==> flow/design.v <==
module matvec_mul #(
    parameter R=8, C=8, W_X=8, W_K=8,
    localparam DEPTH = $clog2(C),
               W_M = W_X + W_K,
               W_Y = W_M + DEPTH
  )(  
    input  logic clk, cen,
    input  logic signed [R-1:0][C-1:0][W_K-1:0] k,
    input  logic signed        [C-1:0][W_X-1:0] x, 
    output logic signed        [R-1:0][W_Y-1:0] y
  );
  localparam C_PAD = 2**$clog2(C);
  logic signed [W_Y-1:0] tree [R][DEPTH+1][C_PAD];  
  logic signed [C_PAD-1:0][W_X-1:0] x_pad;
  logic signed [R-1:0][C_PAD-1:0][W_K-1:0] k_pad;      
  always_comb begin
    x_pad = '0;
    k_pad = '0;
    for (int i = 0; i < C; i++) begin
      x_pad[i] = x[i];
    end
    for (int i = 0; i < R; i++) begin
      for (int j = 0; j < C; j++) begin
        k_pad[i][j] = k[i][j];
      end
    end
  end
  genvar r, c, d, a;
  for (r=0; r<R; r=r+1) begin
    for (c=0; c<C_PAD; c=c+1)
      always_ff @(posedge clk)   
        if (cen) tree[r][0][c] <= $signed(k_pad[r][c]) * $signed(x_pad[c]);
    for (d=0; d<DEPTH; d=d+1)
      for (a=0; a<C_PAD/2**(d+1); a=a+1)
        always_ff @(posedge clk)   
          if (cen) tree[r][d+1][a] <= tree[r][d][2*a] + tree[r][d][2*a+1];
    assign y[r] = tree[r][DEPTH][0];
  end
endmodule
module axis_matvec_mul #(
    parameter R=8, C=8, W_X=4, W_K=3,
    localparam W_Y = W_X + W_K + $clog2(C)
)(
    input  logic clk, rstn,
    output logic s_axis_kx_tready,
    input  logic s_axis_kx_tvalid,
    input  logic [R*C*W_K + C*W_X -1:0] s_axis_kx_tdata,
    input  logic m_axis_y_tready,
    output logic m_axis_y_tvalid,
    output logic [R*W_Y-1:0] m_axis_y_tdata
);
    typedef enum logic [2:0] {
        IDLE,
        LOAD_DATA,
        COMPUTING,
        RESULT_READY
    } state_t;
    state_t state, next_state;
    logic [R-1:0][C-1:0][W_K-1:0] k_reg;
    logic [C-1:0][W_X-1:0] x_reg;
    logic [R*W_Y-1:0] y_reg;
    logic computing;
    logic [$clog2(C+2)-1:0] compute_counter;
    always_ff @(posedge clk or negedge rstn) begin
        if (!rstn) begin
            state <= IDLE;
        end else begin
            state <= next_state;
        end
    end
    matvec_mul #(
        .R(R), .C(C), .W_X(W_X), .W_K(W_K)
    ) MATVEC (
        .clk(clk),
        .cen(computing),
        .k(k_reg),
        .x(x_reg),
        .y(y_reg)
    );
    always_comb begin
        next_state = state;
        case (state)
            IDLE: 
                if (s_axis_kx_tvalid && s_axis_kx_tready)
                    next_state = LOAD_DATA;
            LOAD_DATA:
                next_state = COMPUTING;
            COMPUTING: 
                if (compute_counter == C+1)
                    next_state = RESULT_READY;
            RESULT_READY:
                if (m_axis_y_tready)
                    next_state = IDLE;
        endcase
    end
    always_ff @(posedge clk or negedge rstn) begin
        if (!rstn) begin
            k_reg <= '0;
            x_reg <= '0;
            computing <= 1'b0;
            compute_counter <= '0;
            m_axis_y_tvalid <= 1'b0;
            m_axis_y_tdata <= '0;
        end else begin
            case (state)
                IDLE: begin
                    compute_counter <= '0;
                    computing <= 1'b0;
                    if (s_axis_kx_tvalid && s_axis_kx_tready) begin
                        for (int r = 0; r < R; r++) begin
                            for (int c = 0; c < C; c++) begin
                                k_reg[r][c] <= s_axis_kx_tdata[(r*C + c)*W_K +: W_K];
                            end
                        end
                        for (int c = 0; c < C; c++) begin
                            x_reg[c] <= s_axis_kx_tdata[R*C*W_K + c*W_X +: W_X];
                        end
                    end
                end
                LOAD_DATA: begin
                    computing <= 1'b1;
                end
                COMPUTING: begin
                    compute_counter <= compute_counter + 1;
                    if (compute_counter == C+1) begin
                        m_axis_y_tdata <= y_reg;
                        m_axis_y_tvalid <= 1'b1;
                        computing <= 1'b0;
                    end
                end
                RESULT_READY: begin
                    if (m_axis_y_tready) begin
                        m_axis_y_tvalid <= 1'b0;
                    end
                end
            endcase
        end
    end
    assign s_axis_kx_tready = (state == IDLE);
endmodule
[Tool chain data of axis_matvec_mul]
The steps from the RTL of axis_matvec_mul to its reports follow in flow order.
Line numbers count from 1 in the design file above.
Operators carry their Yosys type and port widths (W data, S select, Z words).
Library cell names are shortened.
Not given: n/a
Design
  top: axis_matvec_mul
  clock: clk
  standard-cell library: sky130hd
  library corner: tt_025C_1v80

[Word-level counts]
Yosys after proc, flatten, opt, wreduce and memory -nomap, before mapping. Print and check cells are not counted. Equal cells are merged and count once.
Bit counts
  input port bits: 228
  bits in registers: 1513
  cells after elaboration: 346
Cells by class
  reductions and logical operators: 11
  add/subtract/negate cells: 57
  equal/unequal tests: 7
  multiply operators: 64
  muxes and demuxes: 10
Operators with widths (number)
  $mul A3 B4 Y7: 64
  $add A10 B10 Y10: 56
  $pmux W3 S4: 1
  $mux W3: 3
  $pmux W4 S2: 1
  $ne A2 B2 Y1 const B: 3
  $reduce_and A2 Y1: 3
  $eq A3 B2 Y1 const B: 2
  $reduce_bool A2 Y1: 2
  $add A4 B1 Y4 const B: 1
  $eq A4 B4 Y1 const B: 1
  $reduce_and A4 Y1: 1
  $reduce_bool A4 Y1: 1
  $eq A3 B1 Y1 const B: 1
  $logic_not A3 Y1: 1
  $reduce_and A3 Y1: 1
  $reduce_bool A3 Y1: 1
  $pmux W1 S3: 1
  $mux W1: 3
  $pmux W1 S2: 1
  $logic_and A1 B1 Y1: 1

[Longest topological paths]
Depth = most cells in a row (Yosys ltp): at word level without a register or memory, in the mapped netlist without a sequential cell, where the memories' decode and read muxes count.
Logic depth
  word-level depth: 4
  ABC_AREA: 0
  gate-level depth with buffers: 11
  gate-level depth less buffers: 9

[After synthesis]
Source: synth_stat.txt of the flow (Yosys; design flattened, memories mapped). It holds for the ABC_AREA given above (unset counts as 0); a run with the other value may have another netlist.
Totals and module areas in this step are rounded.
Synthesis totals
  area of sequential cells: 38100 µm²
  mapped flip-flops: 1322
  cells in the netlist: 6836
  synthesis area: 82800 µm²
Cell types
  edfxtp_1: number 1008, area in all 3.03E+04 µm²
  ha_1: number 971, area in all 1.21E+04 µm²
  dfrtp_1: number 313, area in all 7.83E+03 µm²
  fa_1: number 324, area in all 6.49E+03 µm²
  xnor2_1: number 475, area in all 4160.24 µm²
  mux2_2: number 296, area in all 3.33E+03 µm²
  inv_1: number 656, area in all 2.46E+03 µm²
  and2_1: number 310, area in all 1939.36 µm²
  a21oi_1: number 323, area in all 1616.55 µm²
  xor2_1: number 156, area in all 1366.31 µm²
  nand2_1: number 346, area in all 1.3E+03 µm²
  a21o_1: number 172, area in all 1.29E+03 µm²
  nor2_1: number 323, area in all 1.21E+03 µm²
  nor2b_1: number 161, area in all 1.01E+03 µm²
  nand2b_1: number 139, area in all 869.584 µm²
  o21ai_0: number 166, area in all 830.797 µm²
  nand3_1: number 104, area in all 520.499 µm²
  a31o_2: number 52, area in all 455.437 µm²
Not listed: further types 40, cells in them 541.
By module: a second synthesis without flattening, with its own total; a netlist apart from the flattened one above.
Second synthesis, totals
  cells (unflattened synthesis): 6853
  area total of the unflattened synthesis: 83400 µm²
Each row is one instance without its submodules.
Modules
  matvec_mul: times used 1, cells 6168, area 71300 µm²
  axis_matvec_mul: times used 1, cells 685, area 12100 µm²

[Path before layout]
Path of least setup slack by OpenSTA after synthesis, without wires, with an ideal clock, recovery checks aside; 20% of the period is set as input and as output delay. Where synthesis merged equal registers, the netlist keeps one of their names.
Timing after synthesis
  path kind: register to register
  start point: reg (name not given)
  end point: reg computing
  setup slack: -14598 ps
  setup time: 177 ps
  path delay: 22598 ps
  data arrival time: 22421 ps
  required time: 7823 ps
  stages: 3
  clock period: 8000 ps
  synthesis period reached: 22598 ps
"path delay" is the arrival time less input delay plus setup time.
"stages": output pins that drive a net of the path, with the launching flip-flop's if there is one; two outputs of one cell count as two.
"synthesis period reached" is the clock period less the worst setup slack; recovery checks do not enter. This is arithmetic on one report: input and output delays are still those of the set period (20% each).
At most two assigning lines are given for a register; there are more.
On the way, after synthesis
  path through: dfrtp_1 -> a21oi_1 -> o221ai_1
RTL lines, path after synthesis
  end: assignment: RTL line 100  | computing <= 1'b0;
  end: assignment: RTL line 108  | computing <= 1'b0;
  end: declaration: RTL line 62  | logic computing;
Chain of elaborated cells between the ends: none given.

[Path in the finished layout]
From the final timing report of entry A: the path of least setup slack in the routed layout; clock arrival at registers is part of the times.
The path's times are printed in steps of 10 ps; the period is the one set.
Timing post-layout
  path kind: register to register
  start point: reg x_reg
  end point: reg MATVEC.tree
  required time: 5300 ps
  setup slack: 1290 ps
  clock period: 4760 ps
  stages: 9
  setup time: 250 ps
  data arrival time: 4010 ps
Where an end lacks its bit number, it is one bit of the signal, or one of the new flip-flops if synthesis recoded a state register.
Between the ends stands the longest chain of elaborated cells between them, by number of cells; it is not shown to be the way that was timed. Of several equally long chains one is given.
Each line given opens the expression or statement behind the cell; cells for indexed reads and writes are added by Yosys, which also makes memories of some case tables.
On the way, post-layout
  path through: dfrtp_1 -> buf_4 -> nand2_1 -> fa_1 -> inv_1 -> fa_1 -> ha_1 -> fa_1 -> xor2_1
  cells in the longest elaborated chain: 1
  elaborated cells on any way between the ends: 1
  classes of those cells: 1 x mul
RTL lines, path post-layout
  start: declaration: RTL line 60  | logic [C-1:0][W_X-1:0] x_reg;
  start: assignment: RTL line 99  | x_reg <= '0;
  $mul A3 B4 Y7: RTL line 32  | if (cen) tree[r][0][c] <= $signed(k_pad[r][c]) * $signed(x_pad[c]);
  end: assignment: RTL line 32
  end: declaration: RTL line 13  | logic signed [W_Y-1:0] tree [R][DEPTH+1][C_PAD];

Subject: flow runs of axis_matvec_mul

Hi,

Record of 2 stored runs of the RTL-to-layout flow on axis_matvec_mul, platform sky130hd. The runs are unordered. Constraints: input delay and output delay 20% of the set period each, output load 0.01 pF.
"achieved clock period" means the clock period less the worst setup slack. The figure is calculated, with input and output delays left at 20% of the set period.
"worst setup path time" = time allowed to the worst setup path (clock period - input delay - output delay, where it has them) - its slack; a late launch clock adds to it, a late capture clock takes from it.
"worst setup path time" is known to 10 ps.
The results are shown rounded.

Entry A
==> flow/run.sh <==
#!/bin/bash
# the make line also repeats the synthesis and layout settings of config.mk as NAME=value (left out here)
make -C /OpenROAD-flow-scripts/flow DESIGN_CONFIG=/design/flow/config.mk WORK_HOME=/design/flow/orfs CLKGATE_MAP_FILE= finish
==> flow/config.mk <==
export PLATFORM = sky130hd
export DESIGN_NAME = axis_matvec_mul
export DESIGN_NICKNAME = axis_matvec_mul
export VERILOG_FILES = /design/flow/design.v
export SDC_FILE = /design/flow/constraint.sdc
export NUM_CORES = 4
export LEC_CHECK = 0
export ABC_AREA = 0
export CAP_MARGIN = 20
export CELL_PAD_IN_SITES_GLOBAL_PLACEMENT = 3
export CORE_MARGIN = 2
export CORE_UTILIZATION = 36
export CTS_CLUSTER_DIAMETER = 199
export GPL_TIMING_DRIVEN = 1
export HOLD_SLACK_MARGIN = 0.3
export MIN_ROUTING_LAYER = met1
export PLACE_DENSITY_LB_ADDON = 0.01
export SETUP_SLACK_MARGIN = 0.13
export SLEW_MARGIN = 20
export TNS_END_PERCENT = 20
==> flow/constraint.sdc <==
create_clock -name core_clock -period 4.76 [get_ports {clk}]
set_input_delay 0.9520 -clock core_clock [delete_from_list [all_inputs] [get_ports {clk}]]
set_output_delay 0.9520 -clock core_clock [all_outputs]
set_load 0.01 [all_outputs]

==> results of entry A <==
chip area after synthesis (Yosys): 82800 µm²
die area: 234000 µm²
standard-cell area of the final layout: 95600 µm²
utilization: 41.7%
worst setup slack after layout: 1290 ps
total negative slack: 0 ps
worst hold slack: 461 ps
achieved clock period: 3468 ps
worst setup path time: 3470 ps
worst setup path kind: register to register

Entry B
==> flow/run.sh <==
#!/bin/bash
# the make line also repeats the synthesis and layout settings of config.mk as NAME=value (left out here)
make -C /OpenROAD-flow-scripts/flow DESIGN_CONFIG=/design/flow/config.mk WORK_HOME=/design/flow/orfs CLKGATE_MAP_FILE= finish
==> flow/config.mk <==
export PLATFORM = sky130hd
export DESIGN_NAME = axis_matvec_mul
export DESIGN_NICKNAME = axis_matvec_mul
export VERILOG_FILES = /design/flow/design.v
export SDC_FILE = /design/flow/constraint.sdc
export NUM_CORES = 4
export LEC_CHECK = 0
export CAP_MARGIN = 20
export CELL_PAD_IN_SITES_DETAIL_PLACEMENT = 2
export CELL_PAD_IN_SITES_GLOBAL_PLACEMENT = 3
export CORE_ASPECT_RATIO = 0.52
export CORE_MARGIN = 10
export CORE_UTILIZATION = 33
export CTS_CLUSTER_DIAMETER = 372
export CTS_CLUSTER_SIZE = 29
export GPL_ROUTABILITY_DRIVEN = 0
export GPL_TIMING_DRIVEN = 0
export HOLD_SLACK_MARGIN = 0.15
export MAX_ROUTING_LAYER = met4
export MIN_ROUTING_LAYER = met2
export PLACE_DENSITY_LB_ADDON = 0.21
export SETUP_SLACK_MARGIN = 0.89
export SLEW_MARGIN = 5
==> flow/constraint.sdc <==
create_clock -name core_clock -period 8.0 [get_ports {clk}]
set_input_delay 1.6000 -clock core_clock [delete_from_list [all_inputs] [get_ports {clk}]]
set_output_delay 1.6000 -clock core_clock [all_outputs]
set_load 0.01 [all_outputs]

==> results of entry B <==
chip area after synthesis (Yosys): 82800 µm²
die area: 272000 µm²
standard-cell area of the final layout: 93200 µm²
utilization: 37.4%
worst setup slack after layout: 3230 ps
total negative slack: 0 ps
worst hold slack: 474 ps
achieved clock period: 4769 ps
worst setup path time: 4770 ps
worst setup path kind: register to register

Regards
